==> flow/design.v <==
`default_nettype none
module fifo_16_1024_ft
  (
   input wire        clk,
   input wire        srst,
   input wire [15:0] din,
   input wire        wr_en,
   input wire        rd_en,
   output wire [15:0] dout,
   output wire       full,
   output reg        overflow,
   output wire       empty,
   output wire       valid,
   output reg        underflow,
   output wire       wr_rst_busy,
   output wire       rd_rst_busy
   );
    localparam DEPTH_LOG2 = 4;
    reg [15:0] mem [0:(1<<DEPTH_LOG2)-1];
    reg [DEPTH_LOG2:0] wp;
    reg [DEPTH_LOG2:0] rp;
    assign empty = (wp == rp);
    assign full = (wp[DEPTH_LOG2] != rp[DEPTH_LOG2]) &&
                  (wp[DEPTH_LOG2-1:0] == rp[DEPTH_LOG2-1:0]);
    assign valid = ~empty;
    assign dout = mem[rp[DEPTH_LOG2-1:0]];
    assign wr_rst_busy = 1'b0;
    assign rd_rst_busy = 1'b0;
    always @(posedge clk) begin
	if(wr_en == 1'b1 && full == 1'b0) begin
	    mem[wp[DEPTH_LOG2-1:0]] <= din;
	end
    end
    always @(posedge clk) begin
	if(srst == 1'b1) begin
	    wp <= 0;
	    rp <= 0;
	    overflow <= 1'b0;
	    underflow <= 1'b0;
	end else begin
	    if(wr_en == 1'b1 && full == 1'b0) begin
		wp <= wp + 1'b1;
	    end
	    if(rd_en == 1'b1 && empty == 1'b0) begin
		rp <= rp + 1'b1;
	    end
	    overflow <= wr_en & full;
	    underflow <= rd_en & empty;
	end
    end
endmodule  
`default_nettype wire
`default_nettype none
module ether_rx#(parameter APP_KEY=16'h6000)
(
input wire clk,
input wire reset,
input wire [511:0] recv_data,
input wire recv_valid,
input wire recv_sop,
input wire recv_eop,
input wire [7:0] recv_mty,
output reg [111:0] ether_header_data,
output reg ether_header_valid,
output reg [511:0] ether_data_data,
output reg ether_data_valid,
output reg ether_data_sop,
output reg ether_data_eop,
output reg [7:0] ether_data_mty
);
    enum {IDLE, RECV_ALL, LAST_ONE} state;
    reg [399:0] recv_buf;
    reg [7:0] recv_mty_reg;
    reg ether_data_sop_reg;
    always @(posedge clk) begin
	if(reset == 1'b1) begin
	    state <= IDLE;
	    ether_header_data <= 112'd0;
	    ether_header_valid <= 1'b0;
	    ether_data_data <= 512'd0;
	    ether_data_valid <= 1'b0;
	    ether_data_sop <= 1'b0;
	    ether_data_eop <= 1'b0;
	    ether_data_mty <= 8'd0;
	    recv_buf <= 400'd0;
	    recv_mty_reg <= 8'd0;
	    ether_data_sop_reg <= 1'b0;
	end else begin
	case(state)
	    IDLE: begin
		if(recv_sop == 1'b1 && recv_valid == 1'b1 && recv_data[415:400] == APP_KEY) begin
		    ether_header_data <= recv_data[511:400];
		    ether_header_valid <= 1'b1;
		    if(recv_eop == 1'b1) begin
			ether_data_data <= {recv_data[399:0], 112'd0};
			ether_data_eop <= 1'b1;
			ether_data_sop <= 1'b1;
			ether_data_valid <= 1'b1;
			ether_data_mty <= recv_mty + 14;
			state <= IDLE;
		    end else begin
			ether_data_valid <= 1'b0;
			ether_data_sop_reg <= 1'b1;
			recv_buf <= recv_data[399:0];
			state <= RECV_ALL;
		    end
		end else begin
		    ether_header_data <= 112'd0;
		    ether_header_valid <= 1'b0;
		    ether_data_data <= 512'd0;
		    ether_data_valid <= 1'b0;
		    ether_data_sop <= 1'b0;
		    ether_data_eop <= 1'b0;
		    ether_data_mty <= 8'd0;
		    recv_buf <= 400'd0;
		    recv_mty_reg <= 8'd0;
		    ether_data_sop_reg <= 1'b0;
		end
	    end
	    RECV_ALL: begin
		if(recv_valid == 1'b1) begin
		    ether_data_data <= {recv_buf[399:0], recv_data[511:400]};
		    ether_data_valid <= 1'b1;
		    ether_data_sop <= ether_data_sop_reg;
		    ether_data_sop_reg <= 1'b0;
		    recv_buf <= recv_data[399:0];
		    if(recv_eop == 1'b1) begin
			if(recv_mty >= 50) begin
			    ether_data_mty <= recv_mty - 50;
			    ether_data_eop <= 1'b1;
			    state <= IDLE;
			end else begin
			    ether_data_eop <= 1'b0;
			    recv_mty_reg <= recv_mty + 14;
			    state <= LAST_ONE;
			end
		    end
		end else begin
		    ether_data_valid <= 1'b0;
		end
	    end
	    LAST_ONE: begin
		ether_data_data <= {recv_buf, 112'h0};
		ether_data_valid <= 1'b1;
		ether_data_eop <= 1'b1;
		ether_data_sop <= 1'b0;
		ether_data_mty <= recv_mty_reg;
		state <= IDLE;
	    end
	    default: begin
		state <= IDLE;
	    end
	endcase
	end
    end
endmodule  
`default_nettype wire
`default_nettype none
module ether_tx
(
input wire clk,
input wire reset,
input wire [111:0] ether_header_data,
input wire ether_header_valid,
input wire [511:0] ether_data_data,
input wire ether_data_valid,
input wire ether_data_sop,
input wire ether_data_eop,
input wire [7:0] ether_data_mty,
output reg [511:0] send_data,
output reg send_valid,
output reg send_sop,
output reg send_eop,
output reg [7:0] send_mty
);
    enum {IDLE, RECV_ALL, LAST_ONE} state;
    reg [399:0] send_buf;
    reg [7:0] send_mty_reg;
    always @(posedge clk) begin
	if(reset == 1'b1) begin
	    state <= IDLE;
	    send_data <= 512'd0;
	    send_valid <= 1'b0;
	    send_sop <= 1'b0;
	    send_eop <= 1'b0;
	    send_mty <= 8'd0;
	    send_buf <= 112'd0;
	    send_mty_reg <= 8'd0;
	end else begin
	case(state)
	    IDLE: begin
		if(ether_header_valid == 1'b1 && ether_data_sop == 1'b1 && ether_data_valid == 1'b1) begin
		    send_data <= {ether_header_data, ether_data_data[511:112]};
		    send_valid <= 1'b1;
		    send_sop <= 1'b1;
		    send_buf <= ether_data_data[111:0];
		    if(ether_data_eop == 1'b1) begin
			if(ether_data_mty >= 14) begin
			    send_mty <= ether_data_mty - 14;
			    send_eop <= 1'b1;
			    state <= IDLE;
			end else begin
			    send_mty_reg <= ether_data_mty + 50;
			    send_eop <= 1'b0;
			    state <= LAST_ONE;
			end
		    end else begin
			send_eop <= 1'b0;
			state <= RECV_ALL;
		    end
		end else begin
		    send_data <= 512'd0;
		    send_valid <= 1'b0;
		    send_sop <= 1'b0;
		    send_eop <= 1'b0;
		    send_mty <= 8'd0;
		    send_buf <= 112'd0;
		    send_mty_reg <= 8'd0;
		end
	    end
	    RECV_ALL: begin
		if(ether_data_valid == 1'b1) begin
		    send_data <= {send_buf, ether_data_data[511:112]};
		    send_valid <= 1'b1;
		    send_sop <= 1'b0;
		    send_buf <= ether_data_data[111:0];
		    if(ether_data_eop == 1'b1) begin
			if(ether_data_mty >= 14) begin
			    send_mty <= ether_data_mty - 14;
			    send_eop <= 1'b1;
			    state <= IDLE;
			end else begin
			    send_mty_reg <= ether_data_mty + 50;
			    send_eop <= 1'b0;
			    state <= LAST_ONE;
			end
		    end
		end else begin
		    send_valid <= 1'b0;
		end
	    end
	    LAST_ONE: begin
		send_data <= {send_buf, 400'd0};
		send_valid <= 1'b1;
		send_eop <= 1'b1;
		send_sop <= 1'b0;
		send_mty <= send_mty_reg;
		state <= IDLE;
	    end
	    default: begin
		state <= IDLE;
	    end
	endcase
	end
    end
endmodule  
`default_nettype wire
`default_nettype none
module cmac_usplus_emitter
  (
   input wire clk,
   input wire reset,
   input wire [511:0] din_data,
   input wire din_valid,
   input wire din_sop,
   input wire din_eop,
   input wire [7:0] din_mty,
   output reg [511:0] dout_data,
   output reg dout_valid,
   output wire dout_kick,
   output wire [13:0] dout_bytes,
   input wire cmac_busy,
   input wire cmac_done,
   input wire cmac_tx_rdy
   );
    reg[7:0] data_ready_state;
    reg dout_ready;
    reg [15:0] dout_count;
    always @(posedge clk) begin
	if(reset == 1'b1) begin
	    dout_valid <= 1'b0;
	    dout_ready <= 1'b0;
	    dout_count <= 16'd0;
	    data_ready_state <= 8'd0;
	end else begin
	    dout_data <= din_data;
	    dout_valid <= din_valid;
	    if(data_ready_state == 0) begin
		if(din_valid == 1 && din_sop == 1) begin
		    if(din_eop == 1) begin
			dout_ready <= 1;
			dout_count <= 64 - din_mty;
		    end else begin
			dout_ready <= 0;
			dout_count <= 64;
			data_ready_state <= data_ready_state + 1;
		    end
		end else begin
		    dout_ready <= 0;
		end
	    end else if(data_ready_state == 1) begin
		if(din_valid == 1) begin
		    if(din_eop == 1) begin
			dout_ready <= 1;
			dout_count <= dout_count + (64 - din_mty);
			data_ready_state <= 0;
		    end else begin
			dout_ready <= 0;
			dout_count <= dout_count + 64;
		    end
		end else begin
		    dout_ready <= 0;
		end
	    end else begin
		dout_ready <= 0;
	    end
	end
    end
    reg fifo_rd;
    wire [15:0] fifo_q;
    wire fifo_full, fifo_empty;
    wire fifo_valid;
    wire fifo_overflow, fifo_underflow;
    wire fifo_wr_rst_busy, fifo_rd_rst_busy;
    fifo_16_1024_ft fifo_i(.clk(clk),
			   .srst(reset),
			   .din(dout_count),
			   .wr_en(dout_ready),
			   .rd_en(fifo_rd),
			   .dout(fifo_q),
			   .full(fifo_full),
			   .overflow(fifo_overflow),
			   .empty(fifo_empty),
			   .valid(fifo_valid),
			   .underflow(fifo_underflow),
			   .wr_rst_busy(fifo_wr_rst_busy),
			   .rd_rst_busy(fifo_rd_rst_busy));
    reg [7:0] kick_state;
    reg kick_reg;
    reg [13:0] bytes_reg;
    assign dout_kick = kick_reg;
    assign dout_bytes = bytes_reg;
    always @(posedge clk) begin
	if(reset == 1'b1) begin
	    kick_reg <= 1'b0;
	    bytes_reg <= 14'd0;
	    kick_state <= 8'd0;
	    fifo_rd <= 1'b0;
	end else begin
	    case(kick_state)
		0 : begin
		    if(fifo_valid && cmac_tx_rdy) begin
			kick_reg <= 1'b1;
			kick_state <= kick_state + 1;
			bytes_reg <= fifo_q[13:0];
			fifo_rd <= 1'b1;
		    end else begin
			kick_reg <= 1'b0;
			fifo_rd <= 1'b0;
		    end
		end
		1 : begin
		    fifo_rd <= 1'b0;
		    if(cmac_busy == 1'b1) begin  
			kick_reg <= 1'b0;
			kick_state <= kick_state + 1;
		    end
		end
		2 : begin
		    if(cmac_done == 1'b1) begin  
			kick_state <= 0;
		    end
		end
		default: begin
		    kick_state <= 0;
		    kick_reg <= 1'b0;
		    fifo_rd <= 1'b0;
		end
	    endcase  
	end
    end
endmodule  
`default_nettype wire
`default_nettype none
module ether_echo
  (
   input wire         clk,
   input wire         reset,
   input wire [127:0] rx_dataout0,
   input wire [127:0] rx_dataout1,
   input wire [127:0] rx_dataout2,
   input wire [127:0] rx_dataout3,
   input wire         rx_enaout0,
   input wire         rx_sopout0,
   input wire         rx_eopout0,
   input wire         rx_eopout1,
   input wire         rx_eopout2,
   input wire         rx_eopout3,
   input wire [3:0]   rx_mtyout0,
   input wire [3:0]   rx_mtyout1,
   input wire [3:0]   rx_mtyout2,
   input wire [3:0]   rx_mtyout3,
   output wire [511:0] send_data,
   output wire         send_valid,
   output wire         send_sop,
   output wire         send_eop,
   output wire [7:0]   send_mty,
   output wire         tx_kick,
   output wire [13:0]  tx_bytes,
   input wire          cmac_busy,
   input wire          cmac_done,
   input wire          cmac_tx_rdy
   );
    wire [7:0] recv_mty = rx_eopout3 == 1'b1 ? rx_mtyout3
	       : rx_eopout2 == 1'b1 ? rx_mtyout2 + 8'd16
	       : rx_eopout1 == 1'b1 ? rx_mtyout1 + 8'd32
	       : rx_eopout0 == 1'b1 ? rx_mtyout0 + 8'd48
               : 8'd0;
    wire [111:0] ether_header_data;
    wire         ether_header_valid;
    wire [511:0] ether_data_data;
    wire         ether_data_valid;
    wire         ether_data_sop;
    wire         ether_data_eop;
    wire [7:0]   ether_data_mty;
    ether_rx#(.APP_KEY(16'h3434)) ether_rx_i
      (
       .clk(clk),
       .reset(reset),
       .recv_data({rx_dataout0, rx_dataout1, rx_dataout2, rx_dataout3}),
       .recv_valid(rx_enaout0),
       .recv_sop(rx_sopout0),
       .recv_eop(rx_eopout0 || rx_eopout1 || rx_eopout2 || rx_eopout3),
       .recv_mty(recv_mty),
       .ether_header_data(ether_header_data),
       .ether_header_valid(ether_header_valid),
       .ether_data_data(ether_data_data),
       .ether_data_valid(ether_data_valid),
       .ether_data_sop(ether_data_sop),
       .ether_data_eop(ether_data_eop),
       .ether_data_mty(ether_data_mty)
       );
    ether_tx ether_tx_i
      (
       .clk(clk),
       .reset(reset),
       .ether_header_data({ether_header_data[63:16], ether_header_data[111:64], ether_header_data[15:0]}),  
       .ether_header_valid(ether_header_valid),
       .ether_data_data(ether_data_data),
       .ether_data_valid(ether_data_valid),
       .ether_data_sop(ether_data_sop),
       .ether_data_eop(ether_data_eop),
       .ether_data_mty(ether_data_mty),
       .send_data(send_data),
       .send_valid(send_valid),
       .send_sop(send_sop),
       .send_eop(send_eop),
       .send_mty(send_mty)
       );
    cmac_usplus_emitter cmac_usplus_emitter_i
      (
       .clk(clk),
       .reset(reset),
       .din_data(send_data),
       .din_valid(send_valid),
       .din_sop(send_sop),
       .din_eop(send_eop),
       .din_mty(send_mty),
       .dout_data(),
       .dout_valid(),
       .dout_kick(tx_kick),
       .dout_bytes(tx_bytes),
       .cmac_busy(cmac_busy),
       .cmac_done(cmac_done),
       .cmac_tx_rdy(cmac_tx_rdy)
       );
endmodule  
`default_nettype wire
**Step by step through the tools: ether_echo**

Tool output for the design above, in the order of the flow.
Lines are those of the file above, counted from 1.
Operators carry their Yosys type and port widths (W data, S select, Z words).
Cell names lack the library's common part.
The mark -- stands for no value.

- Design top: ether_echo
- Clock port: clk
- Standard-cell library: sky130hd
- Timing corner: tt_025C_1v80

**Word level**

Source: Yosys, flattened and elaborated, memories not mapped. Widths are those after wreduce. Registers that Yosys merges into a memory's read port (data or address) are not register bits. Print and check cells do not count. Equal cells are merged and count once.
Yosys's memory passes give these memory sizes; they may raise the number of words (mostly to a power of two), join words into wider ones and drop unused or constant bits.

- Memory bits (writable): 256
- Input bits: 539
- Clocked read ports x word width: 16
- Elaborated cells: 220
- Output and inout port bits: 538
- Memories kept: 1
- Bits in registers: 1797

Memories:

| name | words | width | read ports | write ports | RTL line | source |
|---|---|---|---|---|---|---|
| cmac_usplus_emitter_i.fifo_i.mem | 16 | 16 | 1 | 1 | 19 | `reg [15:0] mem [0:(1<<DEPTH_LOG2)-1];` |

- $add $sub $neg: 14
- Equality and inequality tests: 27
- $lt $le $gt $ge: 2
- Mux-type cells: 108
- Reductions and logical operators: 38
- Bitwise logic cells: 3

Operators by type and width:

| cell | number |
|---|---|
| $pmux W512 S3 | 2 |
| $mux W512 | 5 |
| $mux W400 | 3 |
| $pmux W400 S2 | 1 |
| $mux W112 | 3 |
| $pmux W112 S2 | 1 |
| $mux W32 | 7 |
| $mux W8 | 26 |
| $pmux W32 S2 | 2 |
| $mux W16 | 7 |
| $pmux W8 S3 | 3 |
| $eq A32 B1 Y1 const B | 2 |
| $eq A32 B2 Y1 const B | 2 |
| $logic_not A32 Y1 | 2 |
| $pmux W8 S2 | 2 |
| $mux W1 | 30 |
| $mux W7 | 4 |
| $reduce_and A3 Y1 | 7 |
| $pmux W1 S3 | 7 |
| $eq A16 B14 Y1 const B | 1 |
| $add A16 B16 Y16 | 1 |
| $add A16 B7 Y16 const B | 1 |
| $ne A2 B2 Y1 const B | 8 |
| $add A8 B1 Y8 const B | 2 |
| $eq A8 B1 Y1 const B | 2 |
| $logic_not A8 Y1 | 2 |
| $reduce_and A5 Y1 | 3 |
| $add A4 B6 Y7 const B | 2 |

Other operator kinds: 25; their cells: 54.

**Logic depth**

Longest topological path by Yosys (ltp), each cell counted once; first at word level (registers and memories cut), then after technology mapping (sequential cells cut; the memories' decode and read muxes count).

- Depth after elaboration: 10
- ABC_AREA: 0
- Gate-level depth with buffers: 14
- Gate-level depth less buffers: 14

**After synthesis**

Source: synth_stat.txt of the flow (Yosys; design flattened, memories mapped). It holds for the ABC_AREA given above (unset counts as 0); a run with the other value may have another netlist.
Totals and module areas in this step are rounded.

Cells by type:

| cell | number | area in all (um^2) |
|---|---|---|
| dfxtp_1 | 1750 | 35033.6 |
| edfxtp_1 | 224 | 6.73E+03 |
| nand3_1 | 1026 | 5.13E+03 |
| a21oi_1 | 953 | 4.77E+03 |
| nand2_1 | 1091 | 4.1E+03 |
| a221oi_1 | 408 | 3.57E+03 |
| nor2_1 | 729 | 2.74E+03 |
| nor3_1 | 427 | 2137.05 |
| clkbuf_1 | 542 | 2.03E+03 |
| a22oi_1 | 240 | 1.8E+03 |
| mux4_2 | 70 | 1.58E+03 |
| buf_2 | 215 | 1.08E+03 |
| nand2b_1 | 116 | 725.696 |
| a31oi_1 | 115 | 719.44 |
| ha_1 | 30 | 375.36 |
| mux2i_1 | 24 | 240.23 |
| o21ai_0 | 38 | 190.182 |
| xor2_1 | 20 | 175.168 |

Other cell types: 47; their cells: 227.

- Flip-flop cells: 1974
- Chip area (Yosys): 75000 um^2
- Cell count: 8245
- Area of sequential cells: 42000 um^2
- Buffer cells: 804

By module: a second synthesis without flattening, with its own total; a netlist apart from the flattened one above.

- Cell total of the unflattened synthesis: 7400
- Area (unflattened synthesis): 88000 um^2

Each row is one instance without its submodules.

Modules:

| module | times used | seq. area (um^2) | cells | area (um^2) |
|---|---|---|---|---|
| ether_rx #(APP_KEY=13364) | 1 | 21000 | 3727 | 37000 |
| ether_tx | 1 | 13000 | 2240 | 22000 |
| cmac_usplus_emitter | 1 | 16000 | 882 | 18000 |
| fifo_16_1024_ft | 1 | 8000 | 527 | 11000 |
| ether_echo | 1 | 0.0 | 24 | 150 |

**Path before layout**

Source: OpenSTA report_checks on the synthesized netlist (no wires, ideal clock, input and output delay 20% of the period each), path of least setup slack; recovery checks are left aside. Register names are those of the netlist, which keeps one name where synthesis merged equal registers.

- Kind: reg-to-reg
- Start: register ether_tx_i.send_mty[0]
- End: register cmac_usplus_emitter_i.dout_count[13]
- Path buffers: 0
- Setup slack: 1.042 ns
- Period: 4.0 ns
- Stages: 15
- Time at the first pin: 0.000 ns
- Library setup time: 0.146 ns
- Arrival time: 2.812 ns
- Delay of the path: 2.958 ns
- Required time: 3.854 ns
- Synthesis period reached: 2.958 ns

"delay of the path" = arrival - input delay + setup time.
"stages" counts driving pins, that of a launching flip-flop among them; a cell with two outputs on the path counts twice.
"synthesis period reached" is the clock period less the worst setup slack; recovery checks do not enter. This is arithmetic on one report: input and output delays are still those of the set period (20% each).
The rows between start and end are the longest chain of elaborated cells between them; the timing report does not say that the signal goes this way. Where chains are equally long, one stands for them.
Each line given opens the expression or statement behind the cell; cells for indexed reads and writes are added by Yosys, which also makes memories of some case tables.
A register here has more assigning lines than the two given.

- Path through: dfxtp_1 -> inv_1 -> ha_1 -> nor3b_1 -> nand2_1 -> a21oi_1 -> inv_1 -> ha_1 -> nand2_1 -> o21ai_0 -> a22oi_1 -> and2_1 -> or3_1 -> nand4_1 -> a31oi_1
- Length of the longest elaborated chain: 6
- Elaborated cells on any way between the ends: 8
- Classes of those cells: add/sub: 2; mux: 6

Ends and longest elaborated chain, after synthesis:

| element | RTL line | source |
|---|---|---|
| start: declaration | 174 | `output reg [7:0] send_mty` |
| start: assignment | 199 | `send_mty <= ether_data_mty - 14;` |
| start: assignment | 229 | `send_mty <= ether_data_mty - 14;` |
| $sub A7 B8 Y9 | 305 | `dout_count <= dout_count + (64 - din_mty);` |
| $add A16 B16 Y16 | 305 |  |
| $mux W16 | 303 | `if(din_eop == 1) begin` |
| $mux W16 | 302 | `if(din_valid == 1) begin` |
| $mux W16 | 301 | `end else if(data_ready_state == 1) begin` |
| $mux W16 | 288 | `if(data_ready_state == 0) begin` |
| end: assignment | 292 | `dout_count <= 64 - din_mty;` |
| end: assignment | 305 |  |
| end: declaration | 278 | `reg [15:0] dout_count;` |

**Worst path after layout**

From the final timing report of job 1: the path of least setup slack in the routed layout; clock arrival at registers is part of the times.

- Kind: reg-to-reg
- Start: register ether_tx_i.send_mty[1]
- End: register cmac_usplus_emitter_i.dout_count[13]
- Arrival time: 3.72 ns
- Setup slack: 0.21 ns
- Stages: 12
- Required time: 3.94 ns
- Time at the first pin: 0.85 ns
- Path buffers: 0
- Period: 3.21 ns
- Library setup time: 0.11 ns

The rows between start and end are the longest chain of elaborated cells between them; the timing report does not say that the signal goes this way. Where chains are equally long, one stands for them.
A register here has more assigning lines than the two given.

- Path through: dfxtp_1 -> or4_1 -> o31ai_1 -> xnor2_1 -> ha_1 -> nand2_1 -> o21ai_1 -> a22oi_2 -> and2_1 -> or3_1 -> nand4_1 -> a31oi_1
- Length of the longest elaborated chain: 6
- Elaborated cells on any way between the ends: 8
- Classes of those cells: add/sub: 2; mux: 6

Ends and longest elaborated chain, post-layout:

| element | RTL line | source |
|---|---|---|
| start: declaration | 174 | `output reg [7:0] send_mty` |
| start: assignment | 199 | `send_mty <= ether_data_mty - 14;` |
| start: assignment | 229 | `send_mty <= ether_data_mty - 14;` |
| $sub A7 B8 Y9 | 305 | `dout_count <= dout_count + (64 - din_mty);` |
| $add A16 B16 Y16 | 305 |  |
| $mux W16 | 303 | `if(din_eop == 1) begin` |
| $mux W16 | 302 | `if(din_valid == 1) begin` |
| $mux W16 | 301 | `end else if(data_ready_state == 1) begin` |
| $mux W16 | 288 | `if(data_ready_state == 0) begin` |
| end: assignment | 292 | `dout_count <= 64 - din_mty;` |
| end: assignment | 305 |  |
| end: declaration | 278 | `reg [15:0] dout_count;` |

Add stored flow runs of ether_echo

Top module ether_echo; platform sky130hd; tools Yosys and OpenROAD; 4 stored runs in no particular order. Input and output delays are each 20% of the period that was set; the output load is 0.01 pF.
"clock period reached" is the run's clock period less its worst setup slack. It is reckoned from that one timing run; input and output delays stay at 20% of the period that was set.
"critical setup path time" means the part of the period allowed to the worst setup path (the constraints hold back 20% at inputs and 20% at outputs) less its slack; where the path has registers, the arrival times of their clocks count too.
"power consumption": no workload was simulated; the value follows from the tool's default switching activity.
The measured numbers are rounded.

### Job 1

Settings: `ABC_AREA=0`, `CAP_MARGIN=25`, `CORE_MARGIN=9`, `CORE_UTILIZATION=45`, `CTS_CLUSTER_DIAMETER=45`, `MAX_ROUTING_LAYER=met4`, `period_ns=3.21`, `SLEW_MARGIN=20`

- Utilization after routing: 59%
- Critical setup path time: 3.00 ns
- Worst setup path type: reg-to-reg
- Area inside the die boundary: 180000 um^2
- Setup slack of the worst path: 0.21 ns
- Post-synthesis cell area: 75000 um^2
- Worst hold slack in the final report: 0.14 ns
- Standard-cell area of the final layout: 97000 um^2
- Total negative slack on setup checks: 0.000 ns
- Clock period reached: 2.995 ns
- Power consumption: 0.053 W

### Job 2

Settings: `CELL_PAD_IN_SITES_GLOBAL_PLACEMENT=3`, `CORE_ASPECT_RATIO=0.73`, `CORE_UTILIZATION=52`, `CTS_CLUSTER_SIZE=55`, `GPL_TIMING_DRIVEN=0`, `HOLD_SLACK_MARGIN=0.12`, `period_ns=4.0`, `CAP_MARGIN=20`, `CORE_MARGIN=2`, `SLEW_MARGIN=20`

No final report: placement broke off with GPL-0301.

### Job 3

Settings: `ABC_AREA=1`, `CAP_MARGIN=35`, `CELL_PAD_IN_SITES_DETAIL_PLACEMENT=1`, `CTS_CLUSTER_DIAMETER=176`, `PLACE_DENSITY=0.37`, `period_ns=4.0`, `CORE_MARGIN=2`, `CORE_UTILIZATION=40`, `SLEW_MARGIN=20`

- Utilization after routing: 51%
- Critical setup path time: 3.01 ns
- Worst setup path type: reg-to-reg
- Area inside the die boundary: 200000 um^2
- Setup slack of the worst path: 0.99 ns
- Post-synthesis cell area: 77000 um^2
- Worst hold slack in the final report: 0.28 ns
- Standard-cell area of the final layout: 98000 um^2
- Total negative slack on setup checks: 0.000 ns
- Clock period reached: 3.006 ns
- Power consumption: 0.041 W

### Job 4

Settings: `ABC_AREA=1`, `CAP_MARGIN=5`, `CELL_PAD_IN_SITES_DETAIL_PLACEMENT=2`, `CELL_PAD_IN_SITES_GLOBAL_PLACEMENT=1`, `CORE_ASPECT_RATIO=0.87`, `CORE_MARGIN=8`, `CORE_UTILIZATION=25`, `CTS_CLUSTER_DIAMETER=158`, `CTS_CLUSTER_SIZE=80`, `GPL_TIMING_DRIVEN=1`, `MAX_ROUTING_LAYER=met4`, `MIN_ROUTING_LAYER=met2`, `PLACE_DENSITY=0.37`, `SETUP_SLACK_MARGIN=0.97`, `period_ns=3.4`, `SLEW_MARGIN=20`

- Utilization after routing: 32%
- Critical setup path time: 2.47 ns
- Worst setup path type: reg-to-reg
- Area inside the die boundary: 330000 um^2
- Setup slack of the worst path: 0.93 ns
- Post-synthesis cell area: 77000 um^2
- Worst hold slack in the final report: 0.16 ns
- Standard-cell area of the final layout: 97000 um^2
- Total negative slack on setup checks: 0.000 ns
- Clock period reached: 2.470 ns
- Power consumption: 0.037 W
